==> flow/design.v <==
`timescale 1ns / 1ps
module startup_controller(
	input clk,
	input rst,
	input start,
	input stop,
	output reg mcu_pwr,
	output reg is_sending,
	output reg ready
);
reg is_pulling_low, is_waiting_for_clock, is_waiting_for_bkgd_stable;
reg [15:0] timer;
always @(posedge clk) begin
	if (rst || stop) begin  
		is_pulling_low <= 0;
		is_waiting_for_clock <= 0;
		is_waiting_for_bkgd_stable <= 0;
		is_sending <= 0;
		mcu_pwr <= 0;
		ready <= 1;
	end else if (start) begin
		is_pulling_low <= 1;
		is_sending <= 1;
		timer <= 250;  
		ready <= 0;
	end else if (is_pulling_low) begin
		if (timer == 0) begin
			mcu_pwr <= 1;
			is_pulling_low <= 0;
			is_waiting_for_clock <= 1;
			timer <= 1200;  
		end else begin
			timer <= timer - 1;
		end
	end else if (is_waiting_for_clock) begin
		if (timer == 0) begin
			is_sending <= 0;  
			is_waiting_for_clock <= 0;
			is_waiting_for_bkgd_stable <= 1;
			timer <= 500;  
		end else begin
			timer <= timer - 1;
		end
	end else if (is_waiting_for_bkgd_stable) begin
		if (timer == 0) begin
			is_waiting_for_bkgd_stable <= 0;
			ready <= 1;
		end else begin
			timer <= timer - 1;
		end
	end
end
endmodule
`timescale 1ns / 1ps
module sync_controller(
	input clk,
	input rst,
	input bkgd_in,
	output is_sending,
	input start_sync,
	output [31:0] sync_length,
	output sync_length_is_ready,
	output reg ready,
	output [4:0] debug
);
parameter HIGHTIME = 32'd6500;  
reg [2:0] state;
reg [31:0] sync_count;
assign debug = {2'd0, state};
assign is_sending = state == 1;
assign sync_length = sync_count;
assign sync_length_is_ready = (state != 1) && (state != 4);
always @(posedge clk) begin
	sync_count <= sync_count;
	if (rst) begin
		state <= 0;
		sync_count <= HIGHTIME;  
		ready <= 0;
	end else if (start_sync) begin
		state <= 1;
		sync_count <= HIGHTIME;
		ready <= 0;
	end else if (state == 1) begin
		if (sync_count == 0) begin
			state <= 2;
			sync_count <= 8'h0f;
		end else begin
			sync_count <= sync_count - 1;
		end
	end else if (state == 2) begin
		if (sync_count == 0) begin
			state <= 3;
		end else begin
			sync_count <= sync_count - 1;
		end
	end else if (state == 3) begin
		if (bkgd_in == 0) begin
			state <= 4;
		end
	end else if (state == 4) begin
		if (bkgd_in == 1) begin
			state <= 0;
			ready <= 1;
		end else begin
			sync_count <= sync_count + 1;
		end
	end
end
endmodule
`timescale 1ns / 1ps
module bdc_clk_pulse_generator(
	input clk,
	input rst,
	output bdc_clk_pulse,
	input [31:0] sync_length,
	input set_sync_length
);
reg [15:0] counter;
reg [31:0] target_time;  
reg [31:0] residual;
assign bdc_clk_pulse = counter == 0;
always @(posedge clk) begin
	if (rst) begin
		counter <= 0;
		target_time <= 0;
		residual <= 0;
	end else if (set_sync_length) begin
		target_time <= sync_length;
		residual <= sync_length;
	end else if (counter > residual[31:7]) begin
		counter <= 0;
		residual <= residual[6:0] + target_time;
	end else begin
		counter <= counter + 1;
	end
end
endmodule
`timescale 1ns / 1ps
module bdc_interface(
	input clk,
	input rst,
	output reg is_sending,
	input bkgd_in,
	input tgt_clk_pulse,
	input [7:0] data_in,
	input send_data,
	output reg [7:0] data_out,
	input read_data,
	output ready
);
reg [3:0] state;
reg [7:0] tgt_clk_timer;
reg [7:0] data;
reg [3:0] bitsleft;
assign ready = state == 0 && !read_data && !send_data;
always @(posedge clk) begin
	if (rst) begin
		state <= 0;
		tgt_clk_timer <= 0;
		is_sending <= 0;
	end else if (tgt_clk_timer > 0) begin
		if (tgt_clk_pulse) begin
			tgt_clk_timer <= tgt_clk_timer - 1;
		end
	end else begin
		case (state)
		0: begin
			if (send_data) begin
				state <= 1;
				data <= data_in;
				bitsleft <= 8;
			end else if (read_data) begin
				state <= 3;
				bitsleft <= 8;
			end
		end
		1: begin
			if (bitsleft > 0) begin
				state <= 2;
				is_sending <= 1;
				if (data[7]) begin
					tgt_clk_timer <= 4;
				end else begin
					tgt_clk_timer <= 14;
				end
			end else begin
				state <= 0;
			end
		end
		2: begin
			is_sending <= 0;
			if (data[7]) begin
				tgt_clk_timer <= 14;
			end else begin
				tgt_clk_timer <= 4;
			end
			state <= 1;
			bitsleft <= bitsleft - 1;
			data <= {data[6:0], 1'd0};
		end
		3: begin
			if (bitsleft > 0) begin
				is_sending <= 1;
				tgt_clk_timer <= 3;
				state <= 4;
			end else begin
				data_out <= data;
				state <= 0;
			end
		end
		4: begin
			is_sending <= 0;
			tgt_clk_timer <= 7;
			state <= 5;
		end
		5: begin
			data <= {data[6:0], bkgd_in};
			bitsleft <= bitsleft - 1;
			tgt_clk_timer <= 6;
			state <= 3;
		end
		endcase
	end
end
endmodule
`timescale 1ns / 1ps
module bdm(
	input clk,
	input rst,
	input bkgd_in,
	output bkgd_out,
	output bkgd_is_high_z,
	output mcu_pwr,
	output mcu_vpp,
	input do_read,
	input do_write,
	input do_start_mcu,
	input do_stop_mcu,
	input do_delay,
	input do_echo_test,
	input do_enable_vpp,
	input do_disable_vpp,
	input do_echo_sync_value,
	input do_resync,
	input [7:0] data_in,
	output [7:0] data_out,
	output ready,
	output reg valid,
	output [3:0] debug
);
reg [7:0] echo_data;
wire [31:0] sync_count;
wire sync_is_sending;
wire [4:0] sync_debug;
reg sync_start;
wire sync_ready;
wire startup_start;
reg startup_stop;
wire startup_is_sending, startup_ready;
wire bdc_is_sending, bdc_ready;
wire [7:0] bdc_data_out;
wire bdc_read_data, bdc_send_data;
wire hold_commands_in_reset;
assign hold_commands_in_reset = 1'd0;  
wire bdc_clk_pulse;
reg [3:0] state;
reg [7:0] delay_counter;
startup_controller startup_controller(
	.clk(clk),
	.rst(rst || hold_commands_in_reset),
	.start(startup_start),
	.stop(startup_stop),
	.mcu_pwr(mcu_pwr),
	.is_sending(startup_is_sending),
	.ready(startup_ready)
);
sync_controller sync_controller(
	.clk(clk),
	.rst(rst || hold_commands_in_reset || do_stop_mcu || do_resync),
	.bkgd_in(bkgd_in),
	.is_sending(sync_is_sending),
	.start_sync(sync_start),
	.sync_length(sync_count),
	.sync_length_is_ready(),
	.ready(sync_ready),
	.debug(sync_debug)
);
reg set_bdc_pulse_gen;
bdc_clk_pulse_generator bdc_clk_pulse_generator(
	.clk(clk),
	.rst(rst || hold_commands_in_reset),
	.bdc_clk_pulse(bdc_clk_pulse),
	.sync_length(sync_count),
	.set_sync_length(set_bdc_pulse_gen)
);
bdc_interface bdc_interface(
	.clk(clk),
	.rst(rst || hold_commands_in_reset),
	.is_sending(bdc_is_sending),
	.bkgd_in(bkgd_in),
	.tgt_clk_pulse(bdc_clk_pulse),
	.data_in(data_in),
	.send_data(bdc_send_data),
	.data_out(bdc_data_out),
	.read_data(bdc_read_data),
	.ready(bdc_ready)
);
assign debug = sync_debug; 
assign bkgd_out = 1'd0;
assign bkgd_is_high_z =
	(state == 1 && startup_is_sending) ? 1'd0 :
	(state == 2 && sync_is_sending) ? 1'd0 :
	(state == 3 && bdc_is_sending) ? 1'd0 :
	(state == 4 && bdc_is_sending) ? 1'd0 :
	1'd1;
assign startup_start = state == 0 && do_start_mcu;
assign bdc_read_data = state == 0 && do_read;
assign bdc_send_data = state == 0 && do_write;
assign data_out =
	state == 5 ? echo_data :
	state == 7 ? sync_count[15:8] :
	state == 8 ? sync_count[7:0] :
	bdc_data_out;
assign ready = state == 0 && !do_start_mcu && !do_stop_mcu && !do_read && !do_write && !do_delay && !do_echo_test && !do_echo_sync_value && !do_resync;
reg vpp_enabled;
assign mcu_vpp = vpp_enabled;
always @(posedge clk) begin
	startup_stop <= 0;
	sync_start <= 0;
	set_bdc_pulse_gen <= 0;
	valid <= 0;
	if (rst) begin
		state <= 0;
		vpp_enabled <= 0;
	end else if (state == 0) begin
		if (do_start_mcu) begin
			state <= 1;
		end else if (do_stop_mcu) begin
			startup_stop <= 1;
		end else if (do_read) begin
			state <= 3;
		end else if (do_write) begin
			state <= 4;
		end else if (do_delay) begin
			state <= 6;
			delay_counter <= {data_in, 4'd0};
		end else if (do_echo_test) begin
			state <= 5;
			echo_data <= data_in;
			valid <= 1;
		end else if (do_enable_vpp) begin
			vpp_enabled <= 1;
		end else if (do_disable_vpp) begin
			vpp_enabled <= 0;
		end else if (do_echo_sync_value) begin
			state <= 7;
			valid <= 1;
		end else if (do_resync) begin
			state <= 2;
			sync_start <= 1;
		end
	end else if (state == 1) begin
		if (startup_ready) begin
			state <= 2;
			sync_start <= 1;
		end
	end else if (state == 2) begin
		if (sync_ready) begin
			set_bdc_pulse_gen <= 1;
			state <= 0;
		end
	end else if (state == 3) begin
		if (bdc_ready) begin
			state <= 0;
			valid <= 1;
		end
	end else if (state == 4) begin
		if (bdc_ready) begin
			state <= 0;
		end
	end else if (state == 6) begin
		if (delay_counter == 0) begin
			state <= 0;
		end else begin
			delay_counter <= delay_counter - 1;
		end
	end else if (state == 5) begin
		state <= 0;
	end else if (state == 7) begin
		state <= 8;
		valid <= 1;
	end else if (state == 8) begin
		state <= 0;
	end
end
endmodule
Wiki page: bdm / tool data

* Step by step through the tools: bdm *
Each step is given for the RTL above and for the edited RTL.
"before" refers to lines of the RTL above, "after" to lines of the edited file.
"difference" is "after" less "before", of the values as shown.
Operators: Yosys type, input widths -> output width; for muxes data width and select width s.
Library cell names are shortened.
Not given: n/a

set-up
  design top = bdm
  clock = clk
  standard-cell library = sky130hd
  timing corner = tt_025C_1v80

* Edit of the RTL *
The edit as a unified diff against the file above.
This change comes from a script, not from a designer; no optimisation was intended.

begin of diff
@@ -150,5 +150,5 @@
 );
 reg [3:0] state;
-reg [7:0] tgt_clk_timer;
+reg [9:0] tgt_clk_timer;
 reg [7:0] data;
 reg [3:0] bitsleft;
end of diff

* Word-level counts *
Source: Yosys, flattened and elaborated, memories not mapped. Widths are those after wreduce. Registers that Yosys merges into a memory's read port (data or address) are not register bits. Print and check cells do not count. Equal cells are merged and count once.

word-level totals
  what                             before  after  difference
  cells after elaboration          327     327    0
  register bits after elaboration  196     198    +2
  output and inout port bits       18      18     0
  input bits                       21      21     0

cells by class
  what                  before  after  difference
  $add $sub $neg        8       8      0
  order comparisons     3       3      0
  reduce/logical cells  80      80     0
  bitwise operators     17      17     0
  mux-type cells        137     137    0
  eq/ne operators       54      54     0

operators with widths
  cell                   before  after  difference
  $mux 8                 20      16     -4
  $mux 10                0       4      +4
  $sub 8x1->8 const B    2       1      -1
  $gt 8x1->1 const B     1       0      -1
  $pmux 8 s5             1       0      -1
  $gt 10x1->1 const B    0       1      +1
  $pmux 10 s5            0       1      +1
  $sub 10x1->10 const B  0       1      +1

Unchanged operator kinds not shown: 59.

* Logic depth *
Longest topological path by Yosys (ltp), each cell counted once; first at word level (registers and memories cut), then after technology mapping (sequential cells cut; the memories' decode and read muxes count).

logic depth
  what                          before  after  difference
  depth after elaboration       11      11     0
  ABC_AREA                      0       0      n/a
  depth in mapped cells         11      10     -1
  depth with buffers taken out  8       8      0

* Mapped cells and area *
Yosys stat after the flow's synthesis: flattened, memories mapped to cells. It holds for the ABC_AREA given above (unset counts as 0); a run with the other value may have another netlist.

mapped netlist
  what                               before     after      difference
  chip area (Yosys) (mm2)            0.0118088  0.0119652  +0.0001564
  cells in the netlist               1409       1407       -2
  flip-flop cells                    203        205        +2
  sequential part of the area (mm2)  0.0045844  0.0046244  +0.0000400
  buffer cells                       104        97         -7

cell types
  type      before  after  difference
  clkbuf_1  88      59     -29
  o21ai_0   74      49     -25
  nand2_1   132     150    +18
  buf_2     1       16     +15
  xor2_1    42      29     -13
  nor4_1    37      24     -13
  o211ai_1  7       19     +12
  nand3_1   62      51     -11
  and4_1    14      5      -9
  mux2_2    7       15     +8
  inv_1     45      52     +7
  and3_1    20      27     +7
  or3_1     16      10     -6
  or4_1     14      8      -6
  o311ai_0  7       1      -6
  o211a_1   6       0      -6
  nand2b_1  4       10     +6
  a32oi_1   3       9      +6

Unchanged cell types not shown: 15.
The list need not be complete.
The figures by module come from a second, unflattened synthesis with its own total; it is not the netlist above.

unflattened totals
  what                                           before     after      difference
  cells (unflattened synthesis)                  1418       1427       +9
  area total of the unflattened synthesis (mm2)  0.0123531  0.0124157  +0.0000626

Rows give one instance, submodules left out.

modules, before
  module                   area (mm2)  sequential area (mm2)  cells  times used
  bdc_clk_pulse_generator  0.0045406   0.0016015              537    1
  sync_controller          0.0033344   0.0007207              448    1
  bdc_interface            0.0016453   0.0009009              149    1
  bdm                      0.0015965   0.0007607              173    1
  startup_controller       0.0012362   0.0006006              111    1

modules, after
  module                   area (mm2)  sequential area (mm2)  cells  times used
  bdc_clk_pulse_generator  0.0045406   0.0016015              537    1
  sync_controller          0.0033344   0.0007207              448    1
  bdc_interface            0.0017079   0.0009409              158    1
  bdm                      0.0015965   0.0007607              173    1
  startup_controller       0.0012362   0.0006006              111    1

* Path before layout *
Source: OpenSTA report_checks on the synthesized netlist (no wires, ideal clock, input and output delay 20% of the period each), path of least setup slack; recovery checks are left aside. Register names are those of the netlist, which keeps one name where synthesis merged equal registers.

path after synthesis
  what                               before                                   after                      difference
  path kind                          flip-flop to flip-flop                   input port to output port  n/a
  start                              register sync_controller.sync_count[0]   input port do_read         n/a
  end                                register sync_controller.sync_count[11]  output port ready          n/a
  slack (ns)                         1.854                                    1.649                      -0.205
  path buffers                       2                                        0                          -2
  required time (ns)                 4.878                                    4.000                      -0.878
  input delay (ns)                   n/a                                      1.000                      n/a
  period (ns)                        5.0                                      5.0                        0.0
  library setup time (ns)            0.122                                    n/a                        n/a
  arrival (ns)                       3.024                                    2.351                      -0.673
  output delay (ns)                  n/a                                      1.000                      n/a
  delay of the path (ns)             3.146                                    1.351                      -1.795
  launch time at the first pin (ns)  0.000                                    1.000                      +1.000
  stages                             11                                       4                          -7
  synthesis period reached (ns)      3.146                                    3.351                      +0.205

"delay of the path" = arrival - input delay + setup time.
At an output port there is no setup time.
"stages" counts driving pins, that of a launching flip-flop among them; a cell with two outputs on the path counts twice.
"synthesis period reached" is the clock period less the worst setup slack; recovery checks do not enter. This is arithmetic on one report: input and output delays are still those of the set period (20% each).
Between the ends stands the longest chain of elaborated cells between them, by number of cells; it is not shown to be the way that was timed. Of several equally long chains one is given.
Each line given opens the expression or statement behind the cell; cells for indexed reads and writes are added by Yosys, which also makes memories of some case tables.
A register here has more assigning lines than the two given.

on the way, after synthesis, before
  cells stage by stage = dfxtp_1 -> inv_1 -> ha_1 -> or4b_2 -> or4_1 -> buf_2 -> or4_4 -> buf_6 -> a31oi_4 -> o22ai_1 -> a221o_1
  length of the longest elaborated chain = 6
  elaborated cells between the ends (all ways) = 12
  those cells by class = 2 x add/sub; 1 x eq/ne; 7 x mux; 2 x reduce/logical

RTL lines, path after synthesis, before
  what             RTL line  text
  start, declared  68        reg [31:0] sync_count;
  start, assigned  74        sync_count <= sync_count;
  start, assigned  88        sync_count <= sync_count - 1;
  $add 32x1->32    105       sync_count <= sync_count + 1;
  $mux 32          101       if (bkgd_in == 1) begin
  $mux 32          100       end else if (state == 4) begin
  $mux 32          96        end else if (state == 3) begin
  $mux 32          90        end else if (state == 2) begin
  $mux 32          83        end else if (state == 1) begin
  end, assigned    74
  end, assigned    88
  end, declared    68

on the way, after synthesis, after
  cells stage by stage = or2_2 -> or4_1 -> or2_2 -> nor3_1
  length of the longest elaborated chain = 7
  elaborated cells between the ends (all ways) = 7
  RTL lines with such cells = 1
  those cells by class = 7 x reduce/logical

RTL lines, path after synthesis, after
  what                  RTL line  text
  start, declared       235       input do_read,
  $logic_not 1->1       324       assign ready = state == 0 && !do_start_mcu && !do_stop_mcu && !do_read && !do_write && !do_delay && !do_echo_t ...
  $logic_and 1x1->1 x6  324
  end, declared         247       output ready,

* Worst path after layout *
Path of least setup slack in the final report of each run of pair 1 (OpenROAD, finished layout, wires in). Where an end is a register, its clock arrival counts in the times.

path post-layout
  what                               before                     after                      difference
  path kind                          input port to output port  input port to output port  n/a
  start                              input port do_read         input port do_read         n/a
  end                                output port ready          output port ready          n/a
  slack (ns)                         0.38                       0.21                       -0.17
  arrival (ns)                       2.88                       3.06                       +0.18
  stages                             5                          6                          +1
  input delay (ns)                   0.82                       0.82                       0.00
  required time (ns)                 3.26                       3.26                       0.00
  launch time at the first pin (ns)  0.82                       0.82                       0.00
  period (ns)                        4.08                       4.08                       0.00
  output delay (ns)                  0.82                       0.82                       0.00
  path buffers                       2                          2                          0

Between the ends stands the longest chain of elaborated cells between them, by number of cells; it is not shown to be the way that was timed. Of several equally long chains one is given.

on the way, post-layout, before
  cells stage by stage = clkdlybuf4s50_1 -> or2_2 -> or4_1 -> nor4_1 -> clkdlybuf4s50_1
  length of the longest elaborated chain = 7
  elaborated cells between the ends (all ways) = 7
  RTL lines with such cells = 1
  those cells by class = 7 x reduce/logical

RTL lines, path post-layout, before
  what                  RTL line  text
  start, declared       235       input do_read,
  $logic_not 1->1       324       assign ready = state == 0 && !do_start_mcu && !do_stop_mcu && !do_read && !do_write && !do_delay && !do_echo_t ...
  $logic_and 1x1->1 x6  324
  end, declared         247       output ready,

on the way, post-layout, after
  cells stage by stage = clkdlybuf4s50_1 -> or2_2 -> or4_1 -> or2_2 -> nor3_1 -> clkdlybuf4s50_1
  length of the longest elaborated chain = 7
  elaborated cells between the ends (all ways) = 7
  RTL lines with such cells = 1
  those cells by class = 7 x reduce/logical

RTL lines, path post-layout, after
  what                  RTL line  text
  start, declared       235       input do_read,
  $logic_not 1->1       324       assign ready = state == 0 && !do_start_mcu && !do_stop_mcu && !do_read && !do_write && !do_delay && !do_echo_t ...
  $logic_and 1x1->1 x6  324
  end, declared         247       output ready,

* Layout results *
Both versions went through the flow (Yosys, OpenROAD) with the same settings in each pair. Constraints: input delay and output delay 20% of the set period each, output load 0.01 pF.

settings, pair 1
  period_ns = 4.08
  CAP_MARGIN = 20
  CORE_MARGIN = 2
  CORE_UTILIZATION = 40
  SLEW_MARGIN = 20

results, pair 1
  what                                       before     after      difference
  worst slack on setup checks (ns)           0.380      0.208      -0.172
  std-cell area (final layout) (mm2)         0.0133566  0.0134179  +0.0000613
  power (mW)                                 5.539      5.474      -0.065
  sum of negative setup slack (ns)           0.000      0.000      0.000
  achieved clock period (ns)                 3.700      3.872      +0.172
  Yosys chip area after synthesis (mm2)      0.0118088  0.0119652  +0.0001564
  overall die area (mm2)                     0.0309127  0.0313131  +0.0004004
  worst hold slack in the final report (ns)  0.455      0.448      -0.007

settings, pair 2
  ABC_AREA = 1
  CAP_MARGIN = 0
  CORE_MARGIN = 7
  CORE_UTILIZATION = 23
  CTS_CLUSTER_DIAMETER = 133
  GPL_ROUTABILITY_DRIVEN = 1
  GPL_TIMING_DRIVEN = 0
  PLACE_DENSITY = 0.61
  SETUP_SLACK_MARGIN = -0.24
  SLEW_MARGIN = 30
  TNS_END_PERCENT = 55
  period_ns = 3.66

results, pair 2
  what                                       before     after      difference
  worst slack on setup checks (ns)           0.033      0.185      +0.152
  std-cell area (final layout) (mm2)         0.0153122  0.0155487  +0.0002365
  power (mW)                                 6.360      7.016      +0.656
  sum of negative setup slack (ns)           0.000      0.000      0.000
  achieved clock period (ns)                 3.627      3.475      -0.152
  Yosys chip area after synthesis (mm2)      0.0130725  0.0133678  +0.0002953
  overall die area (mm2)                     0.0637083  0.0650658  +0.0013575
  worst hold slack in the final report (ns)  0.452      0.447      -0.005

"achieved clock period" is the run's clock period less its worst setup slack. It is reckoned from that one timing run; input and output delays stay at 20% of the period that was set.
"power": no workload was simulated; the value follows from the tool's default switching activity.
